==> flow/design.v <==
module key(
    input clk, rst,
    input [3:0] key_in,
    output reg [2:0] key_val
);
    localparam CNT_MAX = 4'd9;  
    reg [3:0] cnt;
    always @(posedge clk or negedge rst) begin
        if (!rst) begin
            cnt <= 4'd0;
        end else begin
            if (key_in[0] && key_in[1] && key_in[2] && key_in[3]) begin
                cnt <= 4'd0;
            end else begin
                cnt <= (cnt == CNT_MAX) ? cnt : (cnt + 1'b1);
            end
        end
    end
    always @(posedge clk or negedge rst) begin
        if (!rst) begin
            key_val <= 3'd0;
        end else if (cnt == CNT_MAX - 1'b1) begin
            if (~key_in[0]) begin
                key_val <= 3'd1;
            end else if (~key_in[1]) begin
                key_val <= 3'd2;
            end else if (~key_in[2]) begin
                key_val <= 3'd3;
            end else if (~key_in[3]) begin
                key_val <= 3'd4;
            end
        end else begin
            key_val <= 3'd0;
        end
    end
endmodule
module seg(
    input clk, rst,
    input [20:0] data,
    output reg [6:0] seg,
    output reg [7:0] sel
);
    localparam  CNT_MAX = 2'd3;  
    localparam  DIGIT0 = 7'b100_0000,
                DIGIT1 = 7'b111_1001,
                DIGIT2 = 7'b010_0100,
                DIGIT3 = 7'b011_0000,
                DIGIT4 = 7'b001_1001,
                DIGIT5 = 7'b001_0010,
                DIGIT6 = 7'b000_0010,
                DIGIT7 = 7'b111_1000,
                DIGIT8 = 7'b000_0000,
                DIGIT9 = 7'b001_0000,
                DASH   = 7'b011_1111;
    reg [1:0] cnt;
    reg [2:0] idx;
    always @(posedge clk or negedge rst) begin
        if (!rst) begin
            cnt <= 2'd0;
            idx <= 3'd0;
            sel <= 8'b1111_1111;
        end else begin
            sel <= ~(1'b1 << idx);
            if (cnt == CNT_MAX) begin  
                cnt <= 2'd0;
                idx <= (idx == 3'd7) ? 3'd0 : (idx + 1'b1);  
            end else begin
                cnt <= cnt + 1'b1;
            end
        end
    end
    reg [6:0] digit;
    always @(*) begin
        case (idx)
            3'd0: digit = data[6:0] % 4'd10;
            3'd1: digit = data[6:0] / 4'd10;
            3'd2: digit = 4'd10;
            3'd3: digit = data[13:7] % 4'd10;
            3'd4: digit = data[13:7] / 4'd10;
            3'd5: digit = 4'd10;
            3'd6: digit = data[20:14] % 4'd10;
            3'd7: digit = data[20:14] / 4'd10;
            default: ;
        endcase
        case (digit)
            4'd0: seg = DIGIT0;
            4'd1: seg = DIGIT1;
            4'd2: seg = DIGIT2;
            4'd3: seg = DIGIT3;
            4'd4: seg = DIGIT4;
            4'd5: seg = DIGIT5;
            4'd6: seg = DIGIT6;
            4'd7: seg = DIGIT7;
            4'd8: seg = DIGIT8;
            4'd9: seg = DIGIT9;
            4'd10: seg = DASH;
            default: seg = 7'dx;
        endcase
    end
endmodule
module clock (
    input clk, rst,
    input [2:0] key_val,
    output reg [20:0] data,
    output reg [2:0] led
);
    localparam  S1 = 3'd1,
                S2 = 3'd2,
                S3 = 3'd3,
                S4 = 3'd4;
    localparam  RUNNING = 1'b0,
                SETTING = 1'b1;
    reg current_state, next_state;
    always @(posedge clk or negedge rst) begin
        if (!rst) begin
            current_state <= RUNNING;
        end else begin
            current_state <= next_state;
        end
    end
    always @(*) begin
        next_state = current_state;
        case (current_state)
            RUNNING: begin
                if (key_val == S2) begin
                    next_state = SETTING;
                end else begin
                    next_state = RUNNING;
                end
            end
            SETTING: begin
                if (key_val == S4) begin
                    next_state = RUNNING;
                end else begin
                    next_state = SETTING;
                end
            end
            default: begin ; end
        endcase
    end
    reg [9:0] cnt;
    localparam CNT_MAX = 10'd999;  
    reg [1:0] choice;
    localparam  SEC     = 2'b00,
                MIN     = 2'b01,
                HOUR    = 2'b11;
    always @(posedge clk or negedge rst) begin
        if (!rst) begin
            data <= 21'd0;
            cnt <= 10'd0;
        end else begin
            case (current_state)
                RUNNING: begin
                    if (cnt == CNT_MAX) begin
                        cnt <= 10'd0;
                        if (data[5:0] == 6'd59) begin
                            data[5:0] <= 6'd0;
                            if (data[12:7] == 6'd59) begin
                                data[12:7] <= 6'd0;
                                if (data[18:14] == 5'd23) begin
                                    data <= 21'd0;
                                end else begin
                                    data[18:14] <= data[18:14] + 1'b1;
                                end
                            end else begin
                                data[12:7] <= data[12:7] + 1'b1;
                            end
                        end else begin
                            data[5:0] <= data[5:0] + 1'b1;
                        end
                    end else begin
                        cnt <= cnt + 1'b1;
                    end
                end
                SETTING: begin
                    cnt <= 10'd0;
                    if (key_val == S3) begin
                        case (choice)
                            SEC: begin
                                data[5:0] <= (data[5:0] == 6'd59) ? 6'd0 : (data[5:0] + 1'b1);
                            end
                            MIN: begin
                                data[12:7] <= (data[12:7] == 6'd59) ? 6'd0 : (data[12:7] + 1'b1);
                            end
                            HOUR: begin
                                data[18:14] <= (data[18:14] == 5'd23) ? 5'd0 : (data[18:14] + 1'b1);
                            end
                            default: begin ; end
                        endcase
                    end
                end
                default: begin ; end
            endcase
        end
    end
    always @(posedge clk or negedge rst) begin
        if (!rst) begin
            choice <= SEC;
        end else begin
            case (current_state)
                RUNNING: begin
                    choice <= SEC;
                end
                SETTING: begin
                    if (key_val == S2) begin
                        case (choice)
                            SEC: begin choice <= MIN; end
                            MIN: begin choice <= HOUR; end
                            HOUR: begin choice <= SEC; end
                            default: begin ; end
                        endcase
                    end
                end
                default: begin ; end
            endcase
        end
    end
    always @(*) begin
        led = 3'b111;
        case (current_state)
            RUNNING: begin
                led = 3'b111;
            end
            SETTING: begin
                case (choice)
                    SEC: begin led = 3'b110; end
                    MIN: begin led = 3'b101; end
                    HOUR: begin led = 3'b011; end
                    default: begin ; end
                endcase
            end
            default: begin ; end
        endcase
    end
endmodule
module stopwatch (
    input clk, rst,
    input [2:0] key_val,
    output reg [20:0] data
);
    localparam  S1 = 3'd1,
                S2 = 3'd2,
                S3 = 3'd3,
                S4 = 3'd4;
    localparam  IDLE    = 2'b00,
                RUNNING = 2'b01,
                PAUSED  = 2'b11;
    reg [1:0] current_state, next_state;
    always @(posedge clk or negedge rst) begin
        if (!rst) begin
            current_state <= IDLE;
        end else begin
            current_state <= next_state;
        end
    end
    always @(*) begin
        next_state = current_state;
        case (current_state)
            IDLE: begin
                if (key_val == S2) begin
                    next_state = RUNNING;
                end else begin
                    next_state = IDLE;
                end
            end
            RUNNING: begin
                if (key_val == S2 ||
                    (data[6:0] == 7'd99 && data[12:7] == 6'd59 && data[20:14] == 7'd99)) begin
                    next_state = PAUSED;
                end else begin
                    next_state = RUNNING;
                end
            end
            PAUSED: begin
                if (key_val == S2) begin
                    next_state = RUNNING;
                end else if (key_val == S3) begin
                    next_state = IDLE;
                end else begin
                    next_state = PAUSED;
                end
            end
            default: begin ; end
        endcase
    end
    reg [3:0] cnt;
    localparam CNT_MAX = 4'd9;  
    always @(posedge clk or negedge rst) begin
        if (!rst) begin
            data <= 21'd0;
            cnt <= 4'd0;
        end else begin
            case (current_state)
                IDLE: begin
                    data <= 21'd0;
                    cnt <= 4'd0;
                end
                RUNNING: begin
                    if (data[6:0] == 7'd99 && data[12:7] == 6'd59 && data[20:14] == 7'd99) begin
                    end else if (cnt == CNT_MAX) begin
                        cnt <= 4'd0;
                        if (data[6:0] == 7'd99) begin
                            data[6:0] <= 7'd0;
                            if (data[12:7] == 6'd59) begin
                                data[12:7] <= 6'd0;
                                data[20:14] <= data[20:14] + 1'b1;
                            end else begin
                                data[12:7] <= data[12:7] + 1'b1;
                            end
                        end else begin
                            data[6:0] <= data[6:0] + 1'b1;
                        end
                    end else begin
                        cnt <= cnt + 1'b1;
                    end
                end
                PAUSED: begin
                end
                default: begin ; end
            endcase
        end
    end
endmodule
module blink(
    input clk, rst, en,
    output reg led
);
    localparam CNT_MAX = 10'd999;  
    reg [9:0] cnt;
    always @(posedge clk or negedge rst) begin
        if (!rst) begin
            cnt <= 10'd0;
            led <= 1'b0;
        end else if (en) begin
            if (cnt == (CNT_MAX >> 1'b1)) begin
                cnt <= 10'd0;
                led <= ~led;
            end else begin
                cnt <= cnt + 1'b1;
            end
        end else begin
            cnt <= 10'd0;
            led <= 1'b0;
        end
    end
endmodule
module buzz(
    input clk, rst, en,
    output buz
);
    localparam CNT_MAX = 3'd7;  
    reg [2:0] cnt;
    always @(posedge clk or negedge rst) begin
        if (!rst) begin
            cnt <= 3'd0;
        end else if (en) begin
            cnt <= (cnt == CNT_MAX) ? 3'd0 : (cnt + 1'b1);
        end else begin
            cnt <= 3'd0;
        end
    end
    assign buz = (cnt <= (CNT_MAX >> 1'b1)) ? 1'b0 : 1'b1;  
endmodule
module timer (
    input clk, rst,
    input [2:0] key_val,
    output reg [20:0] data,
    output reg [2:0] led,
    output buz
);
    localparam  S1 = 3'd1,
                S2 = 3'd2,
                S3 = 3'd3,
                S4 = 3'd4;
    reg en_blink;
    wire led_blink;
    blink u_blink(
        .clk(clk),
        .rst(rst),
        .en(en_blink),
        .led(led_blink)
    );
    reg en_buz;
    reg [9:0] cnt_buz;
    reg [2:0] cnt_repeat;
    localparam REPEATS_MAX = 3'd5;
    buzz u_buzz(
        .clk(clk),
        .rst(rst),
        .en(en_buz),
        .buz(buz)
    );
    localparam  SETTING = 2'b00,
                RUNNING = 2'b01,
                PAUSED = 2'b11,
                TIMEUP = 2'b10;
    reg [1:0] current_state, next_state;
    always @(posedge clk or negedge rst) begin
        if (!rst) begin
            current_state <= SETTING;
        end else begin
            current_state <= next_state;
        end
    end
    always @(*) begin
        next_state = current_state;
        case (current_state)
            SETTING: begin
                if (key_val == S4) begin
                    next_state = RUNNING;
                end else begin
                    next_state = SETTING;
                end
            end
            RUNNING: begin
                if (data == 21'd0) begin
                    next_state = TIMEUP;
                end else begin
                    if (key_val == S4) begin
                        next_state = PAUSED;
                    end else if (key_val == S3) begin
                        next_state = SETTING;
                    end else begin
                        next_state = RUNNING;
                    end
                end
            end
            PAUSED: begin
                if (key_val == S4) begin
                    next_state = RUNNING;
                end else if (key_val == S3) begin
                    next_state = SETTING;
                end else begin
                    next_state = PAUSED;
                end
            end
            TIMEUP: begin
                if (key_val == S4) begin
                    next_state = SETTING;
                end else begin
                    next_state = TIMEUP;
                end
            end
            default: begin ; end
        endcase
    end
    reg [20:0] data_tmp;
    reg [9:0] cnt;
    localparam CNT_MAX = 10'd999;  
    reg [1:0] choice;
    localparam  SEC     = 2'b00,
                MIN     = 2'b01,
                HOUR    = 2'b11;
    always @(posedge clk or negedge rst) begin
        if (!rst) begin
            data <= 21'd0;
            cnt <= 10'd0;
            data_tmp <= 21'd0;
        end else begin
            case (current_state)
                SETTING: begin
                    cnt <= 10'd0;
                    data <= data_tmp;
                    if (key_val == S3) begin
                        case (choice)
                            SEC: begin
                                data[5:0] <= (data[5:0] == 6'd59) ? 6'd0 : (data[5:0] + 1'b1);
                                data_tmp[5:0] <= (data[5:0] == 6'd59) ? 6'd0 : (data[5:0] + 1'b1);
                            end
                            MIN: begin
                                data[12:7] <= (data[12:7] == 6'd59) ? 6'd0 : (data[12:7] + 1'b1);
                                data_tmp[12:7] <= (data[12:7] == 6'd59) ? 6'd0 : (data[12:7] + 1'b1);
                            end
                            HOUR: begin
                                data[18:14] <= (data[18:14] == 5'd23) ? 5'd0 : (data[18:14] + 1'b1);
                                data_tmp[18:14] <= (data[18:14] == 5'd23) ? 5'd0 : (data[18:14] + 1'b1);
                            end
                            default: begin ; end
                        endcase
                    end
                end
                RUNNING: begin
                    if (cnt == CNT_MAX) begin
                        cnt <= 10'd0;
                        if (data[5:0] == 6'd0) begin
                            data[5:0] <= 6'd59;
                            if (data[12:7] == 6'd0) begin
                                data[12:7] <= 6'd59;
                                data[18:14] <= data[18:14] - 1'b1;
                            end else begin
                                data[12:7] <= data[12:7] - 1'b1;
                            end
                        end else begin
                            data[5:0] <= data[5:0] - 1'b1;
                        end
                    end else begin
                        cnt <= cnt + 1'b1;
                    end
                end
                PAUSED: begin
                end
                TIMEUP: begin
                end
                default: begin ; end
            endcase
        end
    end
    always @(posedge clk or negedge rst) begin
        if (!rst) begin
            choice <= SEC;
        end else begin
            case (current_state)
                SETTING: begin
                    if (key_val == S2) begin
                        case (choice)
                            SEC: begin choice <= MIN; end
                            MIN: begin choice <= HOUR; end
                            HOUR: begin choice <= SEC; end
                            default: begin ; end
                        endcase
                    end
                end
                RUNNING: begin
                    choice <= SEC;
                end
                PAUSED: begin
                end
                TIMEUP: begin
                end
                default: begin ; end
            endcase
        end
    end
    always @(*) begin
        led = 3'b111;
        en_blink = 1'b0;
        case (current_state)
            SETTING: begin
                case (choice)
                    SEC: begin led = 3'b110; end
                    MIN: begin led = 3'b101; end
                    HOUR: begin led = 3'b011; end
                    default: begin ; end
                endcase
            end
            RUNNING: begin
                led = 3'b111;
            end
            PAUSED: begin
            end
            TIMEUP: begin
                en_blink = 1'b1;
                led = {2'b11, led_blink};
            end
            default: begin ; end
        endcase
    end
    always @(posedge clk or negedge rst) begin
        if (!rst) begin
            en_buz <= 1'b0;
            cnt_buz <= 10'd0;
            cnt_repeat <= 3'd0;
        end else begin
            case (current_state)
                SETTING: begin
                    en_buz <= 1'b0;
                    cnt_buz <= 10'd0;
                    cnt_repeat <= 3'd0;
                end
                RUNNING: begin
                end
                PAUSED: begin
                end
                TIMEUP: begin
                    if (cnt_repeat < REPEATS_MAX) begin
                        if (cnt_buz <= (CNT_MAX >> 1'b1)) begin
                            en_buz <= 1'b1;
                            cnt_buz <= cnt_buz + 1'b1;
                        end else if (cnt_buz < CNT_MAX) begin
                            en_buz <= 1'b0;
                            cnt_buz <= cnt_buz + 1'b1;
                        end else begin
                            cnt_buz <= 10'd0;
                            cnt_repeat <= cnt_repeat + 1'b1;
                        end
                    end else begin
                        en_buz <= 1'b0;
                    end
                end
                default: begin ; end
            endcase
        end
    end
endmodule
module top(
    input clk, rst,
    input [3:0] key_in,
    output [6:0] seg,
    output [7:0] sel,
    output reg [2:0] led, sel_led,
    output buz
);
    wire [2:0] key_val;
    localparam  S1 = 3'd1,
                S2 = 3'd2,
                S3 = 3'd3,
                S4 = 3'd4;
    key u_key(
        .clk(clk),
        .rst(rst),
        .key_in(key_in),
        .key_val(key_val)
    );
    reg [20:0] data_to_show;
    seg u_seg(
        .clk(clk),
        .rst(rst),
        .seg(seg),
        .sel(sel),
        .data(data_to_show)
    );
    wire [20:0] data_clock, data_stopwatch, data_timer;
    wire [2:0] led_clock, led_timer;
    wire [2:0] key_val_clock, key_val_stopwatch, key_val_timer;
    reg [1:0] current_state, next_state;
    localparam  CLOCK       = 2'b00,
                STOPWATCH   = 2'b01,
                TIMER       = 2'b11;
    assign key_val_clock = (current_state == CLOCK) ? key_val : 3'd0;
    assign key_val_stopwatch = (current_state == STOPWATCH) ? key_val : 3'd0;
    assign key_val_timer = (current_state == TIMER) ? key_val : 3'd0;
    clock u_clock (
        .clk(clk),
        .rst(rst),
        .key_val(key_val_clock),
        .data(data_clock),
        .led(led_clock)
    );
    stopwatch u_stopwatch (
        .clk(clk),
        .rst(rst),
        .key_val(key_val_stopwatch),
        .data(data_stopwatch)
    );
    timer u_timer (
        .clk(clk),
        .rst(rst),
        .key_val(key_val_timer),
        .data(data_timer),
        .led(led_timer),
        .buz(buz)
    );
    always @(posedge clk or negedge rst) begin
        if (!rst) begin
            current_state <= CLOCK;
        end else begin
            current_state <= next_state;
        end
    end
    always @(*) begin
        next_state = current_state;
        case (current_state)
            CLOCK: begin
                if (key_val == S1) begin
                    next_state = STOPWATCH;
                end else begin
                    next_state = CLOCK;
                end
            end
            STOPWATCH: begin
                if (key_val == S1) begin
                    next_state = TIMER;
                end else begin
                    next_state = STOPWATCH;
                end
            end
            TIMER: begin
                if (key_val == S1) begin
                    next_state = CLOCK;
                end else begin
                    next_state = TIMER;
                end
            end
            default: begin ; end
        endcase
    end
    always @(*) begin
        led = 3'b111;
        data_to_show = 20'd0;
        sel_led = 3'b111;
        case (current_state)
            CLOCK: begin
                led = 3'b110;
                data_to_show = data_clock;
                sel_led = led_clock;
            end
            STOPWATCH: begin
                led = 3'b101;
                data_to_show = data_stopwatch;
                sel_led = 3'b111;
            end
            TIMER: begin
                led = 3'b011;
                data_to_show = data_timer;
                sel_led = led_timer;
            end
            default: begin ; end
        endcase
    end
endmodule
# Tool chain data of top
# Tool output for the design above, in the order of the flow.
# Line numbers count from 1 in the design file above.
# Operators carry their Yosys type and port widths (W data, S select, Z words).
# Library cell names are shortened.
# Not given: --
# inputs
design,top
clock_port,clk
lib,sky130hd
pvt_corner,tt_025C_1v80

# After elaboration
# Source: Yosys, flattened and elaborated, memories not mapped. Widths are those after wreduce. Registers that Yosys merges into a memory's read port (data or address) are not register bits. Print and check cells do not count. Equal cells are merged and count once.
# Memory sizes are those after Yosys's memory passes, which may raise the word count (mostly to a power of two), join words into wider ones and drop unused or constant bits.
# bits
register_bits,154
rom_bits,112
memories,1
inputBits,6
out_inout_bits,22
elab_cells,303
# op_classes
add_sub_neg,22
div,6
compare,4
eq_ne,69
shifts,1
muxes,126
bitwise,3
reduce_logical,39
# memory_table
memory,words,width,rd,write_ports,line,source
(name not given),16,7,1,0,85,case (digit)
# ops
op,count
$mux W6,24
$div A7 B4 Y7 const B,3
$mod A7 B4 Y7 const B,3
$mux W10,7
$pmux W21 S3,1
$mux W5,12
$pmux W10 S2,3
$pmux W6 S2,5
$mux W7,8
$pmux W7 S7,1
$mux W3,14
$add A10 B1 Y10 const B,4
$pmux W3 S3,4
$add A6 B1 Y6 const B,5
$eq A6 B6 Y1 const B,5
$pmux W7 S2,2
$mux W2,13
$ne A2 B1 Y1 const B,12
$eq A3 B2 Y1 const B,8
$pmux W2 S3,4
$logic_not A21 Y1,1
$eq A3 B3 Y1 const B,7
$eq A10 B10 Y1 const B,2
$pmux W5 S2,2
$ne A2 B2 Y1 const B,9
$pmux W3 S2,3
$reduce_and A4 Y1,4
$mux W4,4
# Other operator kinds: 40; their cells: 100.

# Logic depth
# Longest topological path by Yosys (ltp), each cell counted once; first at word level (registers and memories cut), then after technology mapping (sequential cells cut; the memories' decode and read muxes count).
# depth
word_depth,7
abc_area,0
depth_mapped,24
ltp_nobuf,22

# Synthesis result
# The flow's flattened synthesis, as Yosys stat reports it; memories are mapped. The netlist is that of the ABC_AREA named above (0 if unset); the other value can give another one.
# Totals and module areas in this step are rounded.
# mapped
cell_count,1140
mapped_area_um2,9820
sequential_area_um2,4020
ffs,160
buf_cells,48
# types
cell_type,count,area_total_um2
dfrtp_1,147,3.68E+03
nand2_1,149,559.286
ha_1,44,550.528
o21ai_0,94,470.451
nor2_1,117,439.171
dfstp_2,13,341.578
a21oi_1,68,340.326
nand3_1,61,305.293
xnor2_1,24,210.202
mux2_2,16,180.173
xor2_1,18,157.651
and3_1,25,156.4
inv_1,40,150.144
o31ai_1,19,142.637
a222oi_1,14,140.134
nand2b_1,21,131.376
nor3_1,26,130.125
nor2b_1,20,125.12
# Other cell types: 60; their cells: 224.
# By module: a second synthesis without flattening, with its own total; a netlist apart from the flattened one above.
# hier_totals
cells_unflattened,1212
area_unflattened_um2,10900
# Each row is one instance without its submodules.
# by_module
mod,n_inst,cells,mod_area_um2,seq_area_um2
timer,1,450,3960,1630
seg,1,241,2090,335
clock,1,173,1660,777
stopwatch,1,166,1520,677
top,1,80,619,76.3
blink,1,53,554,275
key,1,37,362,175
buzz,1,12,153,75.1

# Worst setup path after synthesis
# OpenSTA on the mapped netlist: ideal clock, no wires. The path of least setup slack (recovery checks aside). Input and output delay are each 20% of the period. Register names are those of the netlist, which keeps one name where synthesis merged equal registers.
# synth_timing
path_type,reg-to-output
startpoint,reg u_seg.idx[0]
endpoint,out seg[4]
period_ns,10.0
output_delay_ns,2.000
launch_ns,0.000
t_arrival_ns,3.916
required_time_ns,8.000
setup_slack_ns,4.084
path_delay_ns,3.916
stages,19
synth_period_reached_ns,5.916
# "path_delay_ns" is the arrival time less input delay plus setup time.
# At an output port there is no setup time.
# "stages": output pins that drive a net of the path, with the launching flip-flop's if there is one; two outputs of one cell count as two.
# "synth_period_reached_ns" = period - worst setup slack (recovery checks aside). The figure is calculated, with input and output delays left at 20% of the set period.
# The rows between start and end are the longest chain of elaborated cells between them; the timing report does not say that the signal goes this way. Where chains are equally long, one stands for them.
# Each line given opens the expression or statement behind the cell; cells for indexed reads and writes are added by Yosys, which also makes memories of some case tables.
# A memory read counts as a cell of the chain, while the word-level depth stops at memories.
# synth_between
path_cell_list,dfrtp_1 -> ha_1 -> ha_1 -> buf_2 -> a221o_1 -> a211o_1 -> a311o_1 -> or2_4 -> inv_1 -> ha_1 -> and3b_1 -> a32o_1 -> nor2_1 -> and2_1 -> inv_1 -> ha_1 -> inv_1 -> a21oi_1 -> o31ai_2
elab_chain_cells,5
cells_between,13
cone_classes,eq/ne (7); mux (2); reduce/logical (3); memory (1)
# synth_rtl
item,line,source
from (decl),56,reg [2:0] idx;
from (assign),60,idx <= 3'd0;
from (assign),66,idx <= (idx == 3'd7) ? 3'd0 : (idx + 1'b1);
$eq A3 B2 Y1,74,case (idx)
$reduce_or A2 Y1,--,
$pmux W7 S7,74,
$mem_v2 Z16 W7,85,case (digit)
$mux W7,85,
to (decl),598,"output [6:0] seg,"

# Path in the finished layout
# Path of least setup slack in the final report of run 1 (OpenROAD, finished layout, wires in). Where an end is a register, its clock arrival counts in the times.
# layout_timing
path_type,reg-to-output
startpoint,reg (no name shown)
endpoint,out seg[2]
period_ns,8.04
output_delay_ns,1.61
launch_ns,0.43
t_arrival_ns,4.40
required_time_ns,6.43
setup_slack_ns,2.04
stages,22
# layout_between
path_cell_list,dfrtp_4 -> buf_12 -> a222oi_1 -> buf_4 -> a221o_1 -> and2_4 -> nand2_2 -> mux2i_1 -> mux2i_1 -> buf_4 -> ha_4 -> or3_4 -> a21oi_2 -> a211oi_1 -> o32ai_2 -> buf_4 -> buf_4 -> ha_2 -> inv_2 -> nor2_1 -> a21o_1 -> buf_6
# layout_rtl
item,line,source
to (decl),598,"output [6:0] seg,"
# No chain of elaborated cells between the ends is given.

# Top module top; platform sky130hd; tools Yosys and OpenROAD; 5 stored runs in no particular order. Input and output delays are each 20% of the period that was set; the output load is 0.01 pF.
# "timing.achieved_period_ns" means the clock period less the worst setup slack. The figure is calculated, with input and output delays left at 20% of the set period.
# "worst_path_allowed_less_slack_ns" is the time allowed to the run's worst setup path (the clock period less input and output delay, where it has them) less its slack. Clock arrival times count: a late capture clock shortens it, a late launch clock lengthens it.
# "fin_power_uw" rests on the timing tool's default activity at the inputs, not on a simulated workload.
# Measured values are rounded.
# Settings: . = not set for that run.
# Results: . = not shown.
run,CAP_MARGIN,CELL_PAD_IN_SITES_DETAIL_PLACEMENT,CELL_PAD_IN_SITES_GLOBAL_PLACEMENT,CORE_MARGIN,CORE_UTILIZATION,CTS_CLUSTER_DIAMETER,CTS_CLUSTER_SIZE,PLACE_DENSITY_LB_ADDON,SETUP_SLACK_MARGIN,TNS_END_PERCENT,period_ns,SLEW_MARGIN,GPL_ROUTABILITY_DRIVEN,GPL_TIMING_DRIVEN,HOLD_SLACK_MARGIN,MAX_ROUTING_LAYER,MIN_ROUTING_LAYER,ABC_AREA,PLACE_DENSITY,synth_chip_area_um2,design_die_area_um2,stdcell_area_um2,finish.utilization_frac,ws_setup_ns,tns_ns,hold_ws_ns,fin_power_uw,timing.achieved_period_ns,worst_path_allowed_less_slack_ns,critical_path_type
run 1,5,1,2,3,40,231,70,0.05,1.92,85,8.04,20,.,.,.,.,.,.,.,9820,26500,11800,0.494,2.04,0.000,0.424,1720,6.003,4.40,reg-to-output
run 2,0,1,1,5,52,.,73,0.02,1.66,.,9.7,10,0,0,0.14,met5,met1,.,.,9820,21700,11100,0.595,2.09,0.000,0.426,1530,7.614,5.67,reg-to-output
run 3,20,.,.,2,40,.,.,0.24,.,.,10.0,20,0,.,.,.,.,.,.,9820,25800,10900,0.452,2.25,0.000,0.430,1390,7.755,5.75,reg-to-output
run 4,10,1,.,4,31,318,.,.,2.55,.,11.2,10,.,.,.,.,.,1,0.47,9640,34000,11000,0.358,4.18,0.000,0.425,1280,7.017,4.78,reg-to-output
run 5,0,2,1,10,59,.,78,0.02,0.01,85,5.72,10,0,0,0.14,met4,met1,1,.,.,.,.,.,.,.,.,.,.,.,.
# Run 5: unfinished; error DPL-0033 in placement
